==> flow/design.v <==
module fifo #(parameter WIDTH = 592, DEPTH = 4) (
    input  logic                 clk,
    input  logic                 rst_n,
    input  logic                 pop,
    input  logic                 push,
    input  logic [WIDTH-1:0]     write_data,
    output logic [WIDTH-1:0]     read_data,
    output logic                 fifo_full,
    output logic                 fifo_empty
);
    logic [WIDTH-1:0] buffer [0:DEPTH-1];
    logic [$clog2(DEPTH)-1:0] read_pointer, write_pointer;
    logic [$clog2(DEPTH):0]   count;
    assign fifo_empty = (count == 0);
    assign fifo_full  = (count == DEPTH);
    assign read_data = buffer[read_pointer];
    always_ff @(posedge clk or negedge rst_n) begin
        if (!rst_n)
            count <= 0;
        else if (push && !fifo_full && !(pop && !fifo_empty))
            count <= count + 1;
        else if (pop && !fifo_empty && !(push && !fifo_full))
            count <= count - 1;
    end
    always_ff @(posedge clk or negedge rst_n) begin
        if (!rst_n) begin
            write_pointer <= 0;
            for (int k = 0; k < DEPTH; k++)
                buffer[k] <= 0;
        end 
        else if (push && !fifo_full) begin
            buffer[write_pointer] <= write_data;
            if (write_pointer == DEPTH-1)
                write_pointer <= 0;          
            else
                write_pointer <= write_pointer + 1;
        end
    end
    always_ff @(posedge clk or negedge rst_n) begin
        if (!rst_n) begin
            read_pointer <= 0;
        end
        else if (pop && !fifo_empty) begin
            if (read_pointer == DEPTH-1)
                read_pointer <= 0;           
            else
                read_pointer <= read_pointer + 1;
        end
    end
endmodule
module header_parser (
	input  logic         clk,
	input  logic         rst_n,
	input  logic         beat_valid,    
	input  logic [7:0]   beat_data,
	input  logic         beat_last,     
	output logic         meta_valid,    
	output logic [367:0] metadata
	);
localparam HDR_BYTES = 48;
logic [7:0]  hdr [0:HDR_BYTES-1];
logic [15:0] byte_cnt;                      
always_ff @(posedge clk or negedge rst_n) begin
	if (!rst_n) begin
		byte_cnt <= 0;
		for (int k = 0; k < HDR_BYTES; k++)
			hdr[k] <= 0;
	end
	else if (beat_valid) begin
		if (beat_last) begin
			byte_cnt <= 0;
			for (int k = 0; k < HDR_BYTES; k++)
				hdr[k] <= 0;
		end
		else begin
			for (int k = 0; k < HDR_BYTES; k++)
				if (byte_cnt == k)
					hdr[k] <= beat_data;
			if (byte_cnt != 16'hFFFF)
				byte_cnt <= byte_cnt + 1;
		end
	end
end
logic [7:0] h [0:HDR_BYTES-1];
genvar i;
generate
	for (i = 0; i < HDR_BYTES; i++) begin : BYPASS
		assign h[i] = (beat_valid && byte_cnt == i) ? beat_data : hdr[i];
	end
endgenerate
logic [47:0]  dest_mac, src_mac;
logic [15:0]  eth_type, total_length;
logic [3:0]   version, ihl;
logic [7:0]   protocol;
logic [31:0]  src_ip, dest_ip;
logic [111:0] payload;
logic [15:0]  pkt_bytes;
logic [15:0]  csum;
logic [15:0]  flags;
assign dest_mac     = {h[0], h[1], h[2], h[3], h[4], h[5]};
assign src_mac      = {h[6], h[7], h[8], h[9], h[10], h[11]};
assign eth_type     = {h[12], h[13]};
assign version      = h[14][7:4];
assign ihl          = h[14][3:0];
assign total_length = {h[16], h[17]};
assign protocol     = h[23];
assign src_ip       = {h[26], h[27], h[28], h[29]};
assign dest_ip      = {h[30], h[31], h[32], h[33]};
generate
	for (i = 0; i < 14; i++) begin : PAY
		assign payload[8*i +: 8] = h[34+i];
	end
endgenerate
assign pkt_bytes = (byte_cnt == 16'hFFFF) ? 16'hFFFF : byte_cnt + 16'd1;
logic [19:0] word_sum;
logic [16:0] fold1;
always_comb begin
	word_sum = 0;
	for (int w = 0; w < 10; w++)
		word_sum = word_sum + {4'b0, h[14+2*w], h[15+2*w]};
end
assign fold1 = {1'b0, word_sum[15:0]} + {13'b0, word_sum[19:16]};
assign csum  = fold1[15:0] + {15'b0, fold1[16]};
logic is_ipv4, is_ipv6, is_short, csum_ok, len_ok;
assign is_ipv4  = (eth_type == 16'h0800);
assign is_ipv6  = (eth_type == 16'h86DD);
assign is_short = (pkt_bytes < HDR_BYTES);
assign csum_ok  = is_ipv4 && (version == 4'd4) && (ihl == 4'd5) && (csum == 16'hFFFF);
assign len_ok   = is_ipv4 && ({1'b0, total_length} + 17'd14 == {1'b0, pkt_bytes});
assign flags    = {11'b0, len_ok, csum_ok, is_short, is_ipv6, is_ipv4};
assign meta_valid = beat_valid && beat_last;
assign metadata   = {flags, csum, pkt_bytes, payload, dest_ip, src_ip,
                     protocol, total_length, version, ihl, eth_type,
                     src_mac, dest_mac};
endmodule
module packet_parser (
	input  logic         clk,
	input  logic         rst_n,       
	input  logic         s_tvalid,
	input  logic [7:0]   s_tdata,
	input  logic         s_tlast,
	output logic         s_tready,
	output logic         m_tvalid,
	input  logic         m_tready,
	output logic [367:0] m_tdata
	);
localparam METADATA_WIDTH = 368;
logic                      fifo_full, fifo_empty;
logic                      push;
logic [METADATA_WIDTH-1:0] write_data;
assign s_tready = !fifo_full;
header_parser parser (
	.clk        (clk),
	.rst_n      (rst_n),
	.beat_valid (s_tvalid && s_tready),
	.beat_data  (s_tdata),
	.beat_last  (s_tlast),
	.meta_valid (push),
	.metadata   (write_data)
);
fifo #(.WIDTH(METADATA_WIDTH), .DEPTH(4)) meta_fifo (
	.clk        (clk),
	.rst_n      (rst_n),
	.pop        (m_tready),
	.push       (push),
	.write_data (write_data),
	.read_data  (m_tdata),
	.fifo_full  (fifo_full),
	.fifo_empty (fifo_empty)
);
assign m_tvalid = !fifo_empty;
endmodule
Ticket comment

Step by step through the tools: packet_parser
Each step is given for the RTL above and for the edited RTL.
Lines under "before" count in the file above, lines under "after" in the edited file.
"delta": "after" minus "before" as printed here.
Operators carry their Yosys type and port widths (W data, S select, Z words).
Library cell names are shortened.
{"block": "design", "top_module": "packet_parser", "clk_port": "clk", "cell_library": "sky130hd", "corner": "tt_025C_1v80"}

Edit of the RTL
The edit as a unified diff against the file above.
This change comes from a script, not from a designer. The edited design behaves differently; no optimisation was intended.
begin of diff
@@ -121,5 +121,7 @@
 end
 assign fold1 = {1'b0, word_sum[15:0]} + {13'b0, word_sum[19:16]};
-assign csum  = fold1[15:0] + {15'b0, fold1[16]};
+logic [15:0] csum_r;
+always_ff @(posedge clk) csum_r <= fold1[15:0] + {15'b0, fold1[16]};
+assign csum = csum_r;
 logic is_ipv4, is_ipv6, is_short, csum_ok, len_ok;
 assign is_ipv4  = (eth_type == 16'h0800);
end of diff

Word-level counts
Source: Yosys, flattened and elaborated. Widths are those after wreduce. Registers that Yosys merges into a memory's read port (data or address) are not register bits. Print and check cells do not count.
{"block": "word_totals", "item": "in_bits", "before": 13, "after": 13, "delta": 0}
{"block": "word_totals", "item": "output_inout_bits", "before": 370, "after": 370, "delta": 0}
{"block": "word_totals", "item": "elab_cells", "before": 458, "after": 459, "delta": 1}
{"block": "word_totals", "item": "reg_bits", "before": 1835, "after": 1851, "delta": 16}
{"block": "op_classes", "item": "n_reduce_logical", "before": 169, "after": 169, "delta": 0}
{"block": "op_classes", "item": "eq_ne", "before": 62, "after": 62, "delta": 0}
{"block": "op_classes", "item": "muxes", "before": 152, "after": 152, "delta": 0}
{"block": "op_classes", "item": "cmp", "before": 1, "after": 1, "delta": 0}
{"block": "op_classes", "item": "n_addsub", "before": 18, "after": 18, "delta": 0}
{"block": "op_table", "cell": "$mux W8", "before": 144, "after": 144, "delta": 0}
{"block": "op_table", "cell": "$logic_and A1 B1 Y1", "before": 58, "after": 58, "delta": 0}
{"block": "op_table", "cell": "$reduce_and A2 Y1", "before": 53, "after": 53, "delta": 0}
{"block": "op_table", "cell": "$reduce_bool A2 Y1", "before": 50, "after": 50, "delta": 0}
{"block": "op_table", "cell": "$eq A16 B5 Y1 const B", "before": 16, "after": 16, "delta": 0}
{"block": "op_table", "cell": "$eq A16 B6 Y1 const B", "before": 16, "after": 16, "delta": 0}
{"block": "op_table", "cell": "$add A20 B16 Y20", "before": 8, "after": 8, "delta": 0}
{"block": "op_table", "cell": "$eq A16 B4 Y1 const B", "before": 8, "after": 8, "delta": 0}
{"block": "op_table", "cell": "$eq A16 B3 Y1 const B", "before": 4, "after": 4, "delta": 0}
{"block": "op_table", "cell": "$eq A2 B2 Y1 const B", "before": 4, "after": 4, "delta": 0}
{"block": "op_table", "cell": "$logic_not A1 Y1", "before": 4, "after": 4, "delta": 0}
{"block": "op_table", "cell": "$eq A16 B16 Y1 const B", "before": 3, "after": 3, "delta": 0}
{"block": "op_table", "cell": "$mux W16", "before": 3, "after": 3, "delta": 0}
{"block": "op_table", "cell": "$add A16 B1 Y16 const B", "before": 2, "after": 2, "delta": 0}
{"block": "op_table", "cell": "$add A2 B1 Y2 const B", "before": 2, "after": 2, "delta": 0}
{"block": "op_table", "cell": "$eq A16 B2 Y1 const B", "before": 2, "after": 2, "delta": 0}
{"block": "op_table", "cell": "$eq A2 B1 Y1 const B", "before": 2, "after": 2, "delta": 0}
{"block": "op_table", "cell": "$eq A4 B3 Y1 const B", "before": 2, "after": 2, "delta": 0}
{"block": "op_table", "cell": "$logic_not A2 Y1", "before": 2, "after": 2, "delta": 0}
{"block": "op_table", "cell": "$mux W2", "before": 2, "after": 2, "delta": 0}
{"block": "op_table", "cell": "$mux W3", "before": 2, "after": 2, "delta": 0}
{"block": "op_table", "cell": "$add A16 B1 Y16", "before": 1, "after": 1, "delta": 0}
{"block": "op_table", "cell": "$add A16 B16 Y17", "before": 1, "after": 1, "delta": 0}
{"block": "op_table", "cell": "$add A16 B4 Y17", "before": 1, "after": 1, "delta": 0}
{"block": "op_table", "cell": "$add A16 B4 Y17 const B", "before": 1, "after": 1, "delta": 0}
{"block": "op_table", "cell": "$add A3 B1 Y3 const B", "before": 1, "after": 1, "delta": 0}
{"block": "op_table", "cell": "$eq A16 B1 Y1 const B", "before": 1, "after": 1, "delta": 0}
{"block": "op_table", "cell": "$eq A16 B12 Y1 const B", "before": 1, "after": 1, "delta": 0}
Not every row of either side is listed.

Depth
Yosys ltp: most cells in a row. Word level: on the elaborated netlist, between registers, memories and ports. Mapped: between sequential cells and ports; inverters and the memories' decode and read muxes count.
{"block": "depth", "item": "word_depth", "before": 18, "after": 16, "delta": -2}
{"block": "depth", "item": "ABC_AREA", "before": "0", "after": "0"}
{"block": "depth", "item": "depth_mapped", "before": 54, "after": 50, "delta": -4}
{"block": "depth", "item": "depth_no_buf", "before": 52, "after": 48, "delta": -4}

Mapped cells and area
Yosys stat after the flow's synthesis: flattened, memories mapped to cells. It holds for the ABC_AREA given above (unset counts as 0); a run with the other value may have another netlist.
{"block": "mapped", "item": "buf_cells", "before": 658, "after": 669, "delta": 11}
{"block": "mapped", "item": "ffs", "before": 1835, "after": 1851, "delta": 16}
{"block": "mapped", "item": "seqArea_mm2", "before": 0.045919, "after": 0.0462393, "delta": 0.0003203}
{"block": "mapped", "item": "cell_count", "before": 8375, "after": 8404, "delta": 29}
{"block": "mapped", "item": "area_mm2", "before": 0.0846825, "after": 0.0849752, "delta": 0.0002927}
{"block": "by_type", "type": "o22a_1", "before": 220, "after": 143, "delta": -77}
{"block": "by_type", "type": "nand3_1", "before": 43, "after": 97, "delta": 54}
{"block": "by_type", "type": "nand2_1", "before": 1497, "after": 1446, "delta": -51}
{"block": "by_type", "type": "a21oi_1", "before": 190, "after": 237, "delta": 47}
{"block": "by_type", "type": "mux2_2", "before": 49, "after": 81, "delta": 32}
{"block": "by_type", "type": "o21ai_0", "before": 1428, "after": 1447, "delta": 19}
{"block": "by_type", "type": "xnor2_1", "before": 64, "after": 48, "delta": -16}
{"block": "by_type", "type": "dfxtp_1", "before": 0, "after": 16, "delta": 16}
{"block": "by_type", "type": "xor2_1", "before": 23, "after": 36, "delta": 13}
{"block": "by_type", "type": "nand2b_1", "before": 1, "after": 14, "delta": 13}
{"block": "by_type", "type": "buf_1", "before": 37, "after": 49, "delta": 12}
{"block": "by_type", "type": "nor3_1", "before": 31, "after": 21, "delta": -10}
{"block": "by_type", "type": "o21bai_1", "before": 10, "after": 1, "delta": -9}
{"block": "by_type", "type": "mux2i_1", "before": 736, "after": 728, "delta": -8}
{"block": "by_type", "type": "nand4_1", "before": 13, "after": 21, "delta": 8}
{"block": "by_type", "type": "clkbuf_1", "before": 596, "after": 589, "delta": -7}
{"block": "by_type", "type": "nor2_1", "before": 297, "after": 304, "delta": 7}
{"block": "by_type", "type": "a211oi_1", "before": 9, "after": 2, "delta": -7}
Not every row of either side is listed.
The figures by module come from a second, unflattened synthesis with its own total; it is not the netlist above.
{"block": "hier_totals", "item": "cells_unflattened", "before": 7483, "after": 7570, "delta": 87}
{"block": "hier_totals", "item": "area_unflattened_mm2", "before": 0.0903191, "after": 0.0906995, "delta": 0.0003804}
Each row is one instance without its submodules.
{"block": "by_module_before", "mod": "fifo", "mod_seq_area_mm2": 0.0370105, "n_inst": 1, "area_mm2": 0.064607, "cells": 4868}
{"block": "by_module_before", "mod": "header_parser", "mod_seq_area_mm2": 0.0100096, "n_inst": 1, "area_mm2": 0.0256984, "cells": 2612}
{"block": "by_module_before", "mod": "packet_parser", "mod_seq_area_mm2": 0, "n_inst": 1, "area_mm2": 0.0000138, "cells": 3}
{"block": "by_module_after", "mod": "fifo", "mod_seq_area_mm2": 0.0370105, "n_inst": 1, "area_mm2": 0.064607, "cells": 4868}
{"block": "by_module_after", "mod": "header_parser", "mod_seq_area_mm2": 0.0103299, "n_inst": 1, "area_mm2": 0.0260788, "cells": 2699}
{"block": "by_module_after", "mod": "packet_parser", "mod_seq_area_mm2": 0, "n_inst": 1, "area_mm2": 0.0000138, "cells": 3}

Worst setup path after synthesis
Source: OpenSTA report_checks on the synthesized netlist (no wires, ideal clock, input and output delay 20% of the period each), path of least setup slack; recovery checks are left aside. Register names are those of the netlist, which keeps one name where synthesis merged equal registers.
{"block": "synth_path", "item": "path_kind", "before": "input to register", "after": "input to register"}
{"block": "synth_path", "item": "from", "before": "input s_tvalid", "after": "input s_tvalid"}
{"block": "synth_path", "item": "to", "before": "register meta_fifo.buffer[1][355]", "after": "register parser.csum_r[15]"}
{"block": "synth_path", "item": "arrival_time_ps", "before": 13941, "after": 11791, "delta": -2150}
{"block": "synth_path", "item": "setup_ps", "before": 77, "after": 129, "delta": 52}
{"block": "synth_path", "item": "path_buffers", "before": 2, "after": 3, "delta": 1}
{"block": "synth_path", "item": "period_ps", "before": 13500, "after": 13500, "delta": 0}
{"block": "synth_path", "item": "input_delay_ps", "before": 2700, "after": 2700, "delta": 0}
{"block": "synth_path", "item": "required_ps", "before": 13423, "after": 13371, "delta": -52}
{"block": "synth_path", "item": "path_delay_ps", "before": 11318, "after": 9220, "delta": -2098}
{"block": "synth_path", "item": "launch_ps", "before": 2700, "after": 2700, "delta": 0}
{"block": "synth_path", "item": "driving_pins", "before": 48, "after": 45, "delta": -3}
{"block": "synth_path", "item": "setup_slack_ps", "before": -518, "after": 1580, "delta": 2098}
{"block": "synth_path", "item": "synth_period_reached_ps", "before": 14018, "after": 11920, "delta": -2098}
"path_delay_ps" = arrival - input delay + setup time.
"driving_pins": output pins that drive a net of the path, with the launching flip-flop's if there is one; two outputs of one cell count as two.
"synth_period_reached_ps" = period - worst setup slack (recovery checks aside). The figure is calculated, with input and output delays left at 20% of the set period.
The rows between start and end are the longest chain of elaborated cells between them; the timing report does not say that the signal goes this way. Where chains are equally long, one stands for them.
Each line given opens the expression or statement behind the cell; cells for indexed reads and writes are added by Yosys, which also makes memories of some case tables.
{"block": "synth_between_before", "path_cell_list": "nand4_1 -> nor3_1 -> clkbuf_1 -> mux2i_1 -> fa_1 -> inv_1 -> a21o_1 -> maj3_1 -> o22ai_1 -> o31ai_1 -> a21oi_1 -> o21bai_1 -> a21o_1 -> a21oi_1 -> xor2_1 -> fa_1 -> fa_1 -> fa_1 -> (+12 left out) -> nor2_1 -> ha_1 -> a21oi_1 -> a21o_1 -> or4_1 -> clkbuf_1 -> nor4_1 -> ha_1 -> ha_1 -> o211ai_1 -> nor2_1 -> xnor2_1 -> or4_1 -> or4b_1 -> nor4b_1 -> and4_1 -> nand4b_2 -> o21ai_1", "elab_chain_len": 16, "cone_cells": 66, "cone_classes": "add/sub: 11; eq/ne: 4; mux: 22; reduce/logical: 29"}
{"block": "synth_lines_before", "item": "start: declaration", "line_no": 139, "source": "input logic s_tvalid,"}
{"block": "synth_lines_before", "item": "$logic_and A1 B1 Y1", "line_no": 155, "source": ".beat_valid (s_tvalid && s_tready),"}
{"block": "synth_lines_before", "item": "$logic_and A1 B1 Y1", "line_no": 88, "source": "assign h[i] = (beat_valid && byte_cnt == i) ? beat_data : hdr[i];"}
{"block": "synth_lines_before", "item": "$mux W8", "line_no": 88}
{"block": "synth_lines_before", "item": "$add A16 B16 Y17", "line_no": 120, "source": "word_sum = word_sum + {4'b0, h[14+2*w], h[15+2*w]};"}
{"block": "synth_lines_before", "item": "$add A20 B16 Y20 (8 in a row)", "line_no": 120}
{"block": "synth_lines_before", "item": "$add A16 B4 Y17", "line_no": 122, "source": "assign fold1 = {1'b0, word_sum[15:0]} + {13'b0, word_sum[19:16]};"}
{"block": "synth_lines_before", "item": "$add A16 B1 Y16", "line_no": 123, "source": "assign csum  = fold1[15:0] + {15'b0, fold1[16]};"}
{"block": "synth_lines_before", "item": "$eq A16 B16 Y1", "line_no": 128, "source": "assign csum_ok  = is_ipv4 && (version == 4'd4) && (ihl == 4'd5) && (csum == 16'hFFFF);"}
{"block": "synth_lines_before", "item": "$logic_and A1 B1 Y1", "line_no": 128}
{"block": "synth_lines_before", "item": "end: assignment", "line_no": 29, "source": "buffer[k] <= 0;"}
{"block": "synth_lines_before", "item": "end: assignment", "line_no": 32, "source": "buffer[write_pointer] <= write_data;"}
{"block": "synth_lines_before", "item": "end: declaration", "line_no": 11, "source": "logic [WIDTH-1:0] buffer [0:DEPTH-1];"}
{"block": "synth_between_after", "path_cell_list": "and2_1 -> clkbuf_1 -> nand3_2 -> buf_6 -> a21oi_1 -> inv_1 -> ha_1 -> inv_1 -> fa_1 -> inv_1 -> a21oi_1 -> a21oi_1 -> o21ai_0 -> nand3_1 -> nand2_1 -> o21ai_0 -> a21oi_1 -> xor2_1 -> (+9 left out) -> o22ai_1 -> o221ai_1 -> nor2b_1 -> o21a_1 -> o21ai_0 -> nand2b_1 -> a21oi_1 -> xnor2_1 -> fa_1 -> a21o_1 -> a21oi_1 -> nor2_1 -> and4b_1 -> xnor2_1 -> a2111oi_0 -> o2111ai_1 -> a21oi_1 -> xnor2_1", "elab_chain_len": 14, "cone_cells": 52, "lines_between": 5, "cone_classes": "add/sub: 11; mux: 20; reduce/logical: 21"}
{"block": "synth_lines_after", "item": "start: declaration", "line_no": 141, "source": "input logic s_tvalid,"}
{"block": "synth_lines_after", "item": "$logic_and A1 B1 Y1", "line_no": 157, "source": ".beat_valid (s_tvalid && s_tready),"}
{"block": "synth_lines_after", "item": "$logic_and A1 B1 Y1", "line_no": 88, "source": "assign h[i] = (beat_valid && byte_cnt == i) ? beat_data : hdr[i];"}
{"block": "synth_lines_after", "item": "$mux W8", "line_no": 88}
{"block": "synth_lines_after", "item": "$add A16 B16 Y17", "line_no": 120, "source": "word_sum = word_sum + {4'b0, h[14+2*w], h[15+2*w]};"}
{"block": "synth_lines_after", "item": "$add A20 B16 Y20 (8 in a row)", "line_no": 120}
{"block": "synth_lines_after", "item": "$add A16 B4 Y17", "line_no": 122, "source": "assign fold1 = {1'b0, word_sum[15:0]} + {13'b0, word_sum[19:16]};"}
{"block": "synth_lines_after", "item": "$add A16 B1 Y16", "line_no": 124, "source": "always_ff @(posedge clk) csum_r <= fold1[15:0] + {15'b0, fold1[16]};"}
{"block": "synth_lines_after", "item": "end: assignment", "line_no": 124}
{"block": "synth_lines_after", "item": "end: declaration", "line_no": 123, "source": "logic [15:0] csum_r;"}
Nets of the timed path that keep an RTL name, with a line that drives or declares them; the list need not be complete.
{"block": "synth_nets_after", "net": "meta_fifo.write_data[120]", "line_no": 88}

Path in the finished layout
From the final timing report of the runs of pair 1: the path of least setup slack in the routed layout; clock arrival at registers is part of the times.
The report prints the path's times to 10 ps; the period is as set.
{"block": "layout_path", "item": "path_kind", "before": "input to register", "after": "input to register"}
{"block": "layout_path", "item": "from", "before": "input s_tvalid", "after": "input s_tvalid"}
{"block": "layout_path", "item": "to", "before": "register meta_fifo.buffer[3][355]", "after": "register parser.csum_r[15]"}
{"block": "layout_path", "item": "setup_ps", "before": 80, "after": 130, "delta": 50}
{"block": "layout_path", "item": "launch_ps", "before": 2660, "after": 2660, "delta": 0}
{"block": "layout_path", "item": "driving_pins", "before": 47, "after": 41, "delta": -6}
{"block": "layout_path", "item": "input_delay_ps", "before": 2660, "after": 2660, "delta": 0}
{"block": "layout_path", "item": "required_ps", "before": 14100, "after": 14000, "delta": -100}
{"block": "layout_path", "item": "setup_slack_ps", "before": 530, "after": 940, "delta": 410}
{"block": "layout_path", "item": "period_ps", "before": 13300, "after": 13300, "delta": 0}
{"block": "layout_path", "item": "arrival_time_ps", "before": 13570, "after": 13050, "delta": -520}
{"block": "layout_path", "item": "path_buffers", "before": 3, "after": 3, "delta": 0}
The rows between start and end are the longest chain of elaborated cells between them; the timing report does not say that the signal goes this way. Where chains are equally long, one stands for them.
{"block": "layout_between_before", "path_cell_list": "dlymetal6s2s_1 -> nand4_1 -> nor3_4 -> buf_6 -> mux2i_4 -> inv_1 -> ha_1 -> a21o_1 -> a21o_1 -> maj3_2 -> a22oi_2 -> o2111ai_2 -> a41oi_2 -> buf_4 -> xnor2_2 -> fa_1 -> fa_1 -> fa_1 -> (+11 left out) -> inv_1 -> a21oi_2 -> nor2_1 -> ha_1 -> a21oi_2 -> a21o_1 -> or4_4 -> nor4_4 -> ha_2 -> ha_4 -> xnor2_1 -> or3_1 -> or4_1 -> or4b_4 -> nor4b_4 -> and4_4 -> nand4b_4 -> o21ai_2", "elab_chain_len": 16, "cone_cells": 66, "cone_classes": "add/sub: 11; eq/ne: 4; mux: 22; reduce/logical: 29"}
{"block": "layout_lines_before", "item": "start: declaration", "line_no": 139, "source": "input logic s_tvalid,"}
{"block": "layout_lines_before", "item": "$logic_and A1 B1 Y1", "line_no": 155, "source": ".beat_valid (s_tvalid && s_tready),"}
{"block": "layout_lines_before", "item": "$logic_and A1 B1 Y1", "line_no": 88, "source": "assign h[i] = (beat_valid && byte_cnt == i) ? beat_data : hdr[i];"}
{"block": "layout_lines_before", "item": "$mux W8", "line_no": 88}
{"block": "layout_lines_before", "item": "$add A16 B16 Y17", "line_no": 120, "source": "word_sum = word_sum + {4'b0, h[14+2*w], h[15+2*w]};"}
{"block": "layout_lines_before", "item": "$add A20 B16 Y20 (8 in a row)", "line_no": 120}
{"block": "layout_lines_before", "item": "$add A16 B4 Y17", "line_no": 122, "source": "assign fold1 = {1'b0, word_sum[15:0]} + {13'b0, word_sum[19:16]};"}
{"block": "layout_lines_before", "item": "$add A16 B1 Y16", "line_no": 123, "source": "assign csum  = fold1[15:0] + {15'b0, fold1[16]};"}
{"block": "layout_lines_before", "item": "$eq A16 B16 Y1", "line_no": 128, "source": "assign csum_ok  = is_ipv4 && (version == 4'd4) && (ihl == 4'd5) && (csum == 16'hFFFF);"}
{"block": "layout_lines_before", "item": "$logic_and A1 B1 Y1", "line_no": 128}
{"block": "layout_lines_before", "item": "end: assignment", "line_no": 29, "source": "buffer[k] <= 0;"}
{"block": "layout_lines_before", "item": "end: assignment", "line_no": 32, "source": "buffer[write_pointer] <= write_data;"}
{"block": "layout_lines_before", "item": "end: declaration", "line_no": 11, "source": "logic [WIDTH-1:0] buffer [0:DEPTH-1];"}
Nets of the timed path that keep an RTL name, with a line that drives or declares them; the list need not be complete.
{"block": "layout_nets_before", "net": "meta_fifo.write_data[121]", "line_no": 88}
{"block": "layout_between_after", "path_cell_list": "clkdlybuf4s50_1 -> and2_1 -> nand3_2 -> buf_4 -> mux2i_4 -> inv_1 -> ha_1 -> a21o_1 -> a21oi_1 -> a21oi_1 -> o21ai_0 -> o211ai_1 -> a2111oi_0 -> nor3_1 -> xnor2_1 -> fa_1 -> fa_1 -> fa_1 -> (+5 left out) -> a21oi_1 -> nor3_1 -> o41a_1 -> o21ai_0 -> nand2b_1 -> xor2_1 -> ha_1 -> fa_1 -> a21o_1 -> a21oi_1 -> mux2i_1 -> nor3b_1 -> o211ai_1 -> a2111oi_0 -> buf_4 -> o2111ai_1 -> a21oi_1 -> xnor2_1", "elab_chain_len": 14, "cone_cells": 52, "lines_between": 5, "cone_classes": "add/sub: 11; mux: 20; reduce/logical: 21"}
{"block": "layout_lines_after", "item": "start: declaration", "line_no": 141, "source": "input logic s_tvalid,"}
{"block": "layout_lines_after", "item": "$logic_and A1 B1 Y1", "line_no": 157, "source": ".beat_valid (s_tvalid && s_tready),"}
{"block": "layout_lines_after", "item": "$logic_and A1 B1 Y1", "line_no": 88, "source": "assign h[i] = (beat_valid && byte_cnt == i) ? beat_data : hdr[i];"}
{"block": "layout_lines_after", "item": "$mux W8", "line_no": 88}
{"block": "layout_lines_after", "item": "$add A16 B16 Y17", "line_no": 120, "source": "word_sum = word_sum + {4'b0, h[14+2*w], h[15+2*w]};"}
{"block": "layout_lines_after", "item": "$add A20 B16 Y20 (8 in a row)", "line_no": 120}
{"block": "layout_lines_after", "item": "$add A16 B4 Y17", "line_no": 122, "source": "assign fold1 = {1'b0, word_sum[15:0]} + {13'b0, word_sum[19:16]};"}
{"block": "layout_lines_after", "item": "$add A16 B1 Y16", "line_no": 124, "source": "always_ff @(posedge clk) csum_r <= fold1[15:0] + {15'b0, fold1[16]};"}
{"block": "layout_lines_after", "item": "end: assignment", "line_no": 124}
{"block": "layout_lines_after", "item": "end: declaration", "line_no": 123, "source": "logic [15:0] csum_r;"}
{"block": "layout_nets_after", "net": "meta_fifo.write_data[121]", "line_no": 88}

Measured runs
Both versions went through the flow (Yosys, OpenROAD) with the same settings in each pair. Constraints: input delay and output delay 20% of the set period each, output load 0.01 pF.
{"block": "settings_pair_1", "CORE_UTILIZATION": 40, "PLACE_DENSITY": 0.6, "period_ns": 13.3, "CAP_MARGIN": 20, "CORE_MARGIN": 2, "SLEW_MARGIN": 20}
{"block": "measured_pair_1", "item": "yosys.chip_area_mm2", "before": 0.0846825, "after": 0.0849752, "delta": 0.0002927}
{"block": "measured_pair_1", "item": "achieved_clock_period_ps", "before": 12767, "after": 12355, "delta": -412}
{"block": "measured_pair_1", "item": "holdWs_ps", "before": 475, "after": 476, "delta": 1}
{"block": "measured_pair_1", "item": "final_die_area_mm2", "before": 0.215403, "after": 0.216141, "delta": 0.000738}
{"block": "measured_pair_1", "item": "final_setup_ws_ps", "before": 533, "after": 945, "delta": 412}
{"block": "measured_pair_1", "item": "post_route_util_pct", "before": 47.5, "after": 46.4, "delta": -1.1}
{"block": "measured_pair_1", "item": "power_total_mw", "before": 14.824, "after": 15.210, "delta": 0.386}
{"block": "settings_pair_2", "CELL_PAD_IN_SITES_GLOBAL_PLACEMENT": 1, "CORE_MARGIN": 6, "CORE_UTILIZATION": 27, "CTS_CLUSTER_DIAMETER": 135, "CTS_CLUSTER_SIZE": 35, "GPL_ROUTABILITY_DRIVEN": 1, "GPL_TIMING_DRIVEN": 1, "MIN_ROUTING_LAYER": "met2", "PLACE_DENSITY_LB_ADDON": 0.06, "SETUP_SLACK_MARGIN": 2.81, "SLEW_MARGIN": 10, "period_ns": 11.3, "CAP_MARGIN": 20}
{"block": "measured_pair_2", "item": "yosys.chip_area_mm2", "before": 0.0846825, "after": 0.0849752, "delta": 0.0002927}
{"block": "measured_pair_2", "item": "achieved_clock_period_ps", "before": 12035, "after": 10607, "delta": -1428}
{"block": "measured_pair_2", "item": "holdWs_ps", "before": 491, "after": 491, "delta": 0}
{"block": "measured_pair_2", "item": "final_die_area_mm2", "before": 0.327224, "after": 0.328329, "delta": 0.001105}
{"block": "measured_pair_2", "item": "final_setup_ws_ps", "before": -735, "after": 693, "delta": 1428}
{"block": "measured_pair_2", "item": "post_route_util_pct", "before": 31.7, "after": 31.4, "delta": -0.3}
{"block": "measured_pair_2", "item": "power_total_mw", "before": 14.799, "after": 15.407, "delta": 0.608}
"achieved_clock_period_ps" is the run's clock period less its worst setup slack. It is reckoned from that one timing run; input and output delays stay at 20% of the period that was set.
"power_total_mw" is the tool's figure for a default switching activity; nothing was simulated.
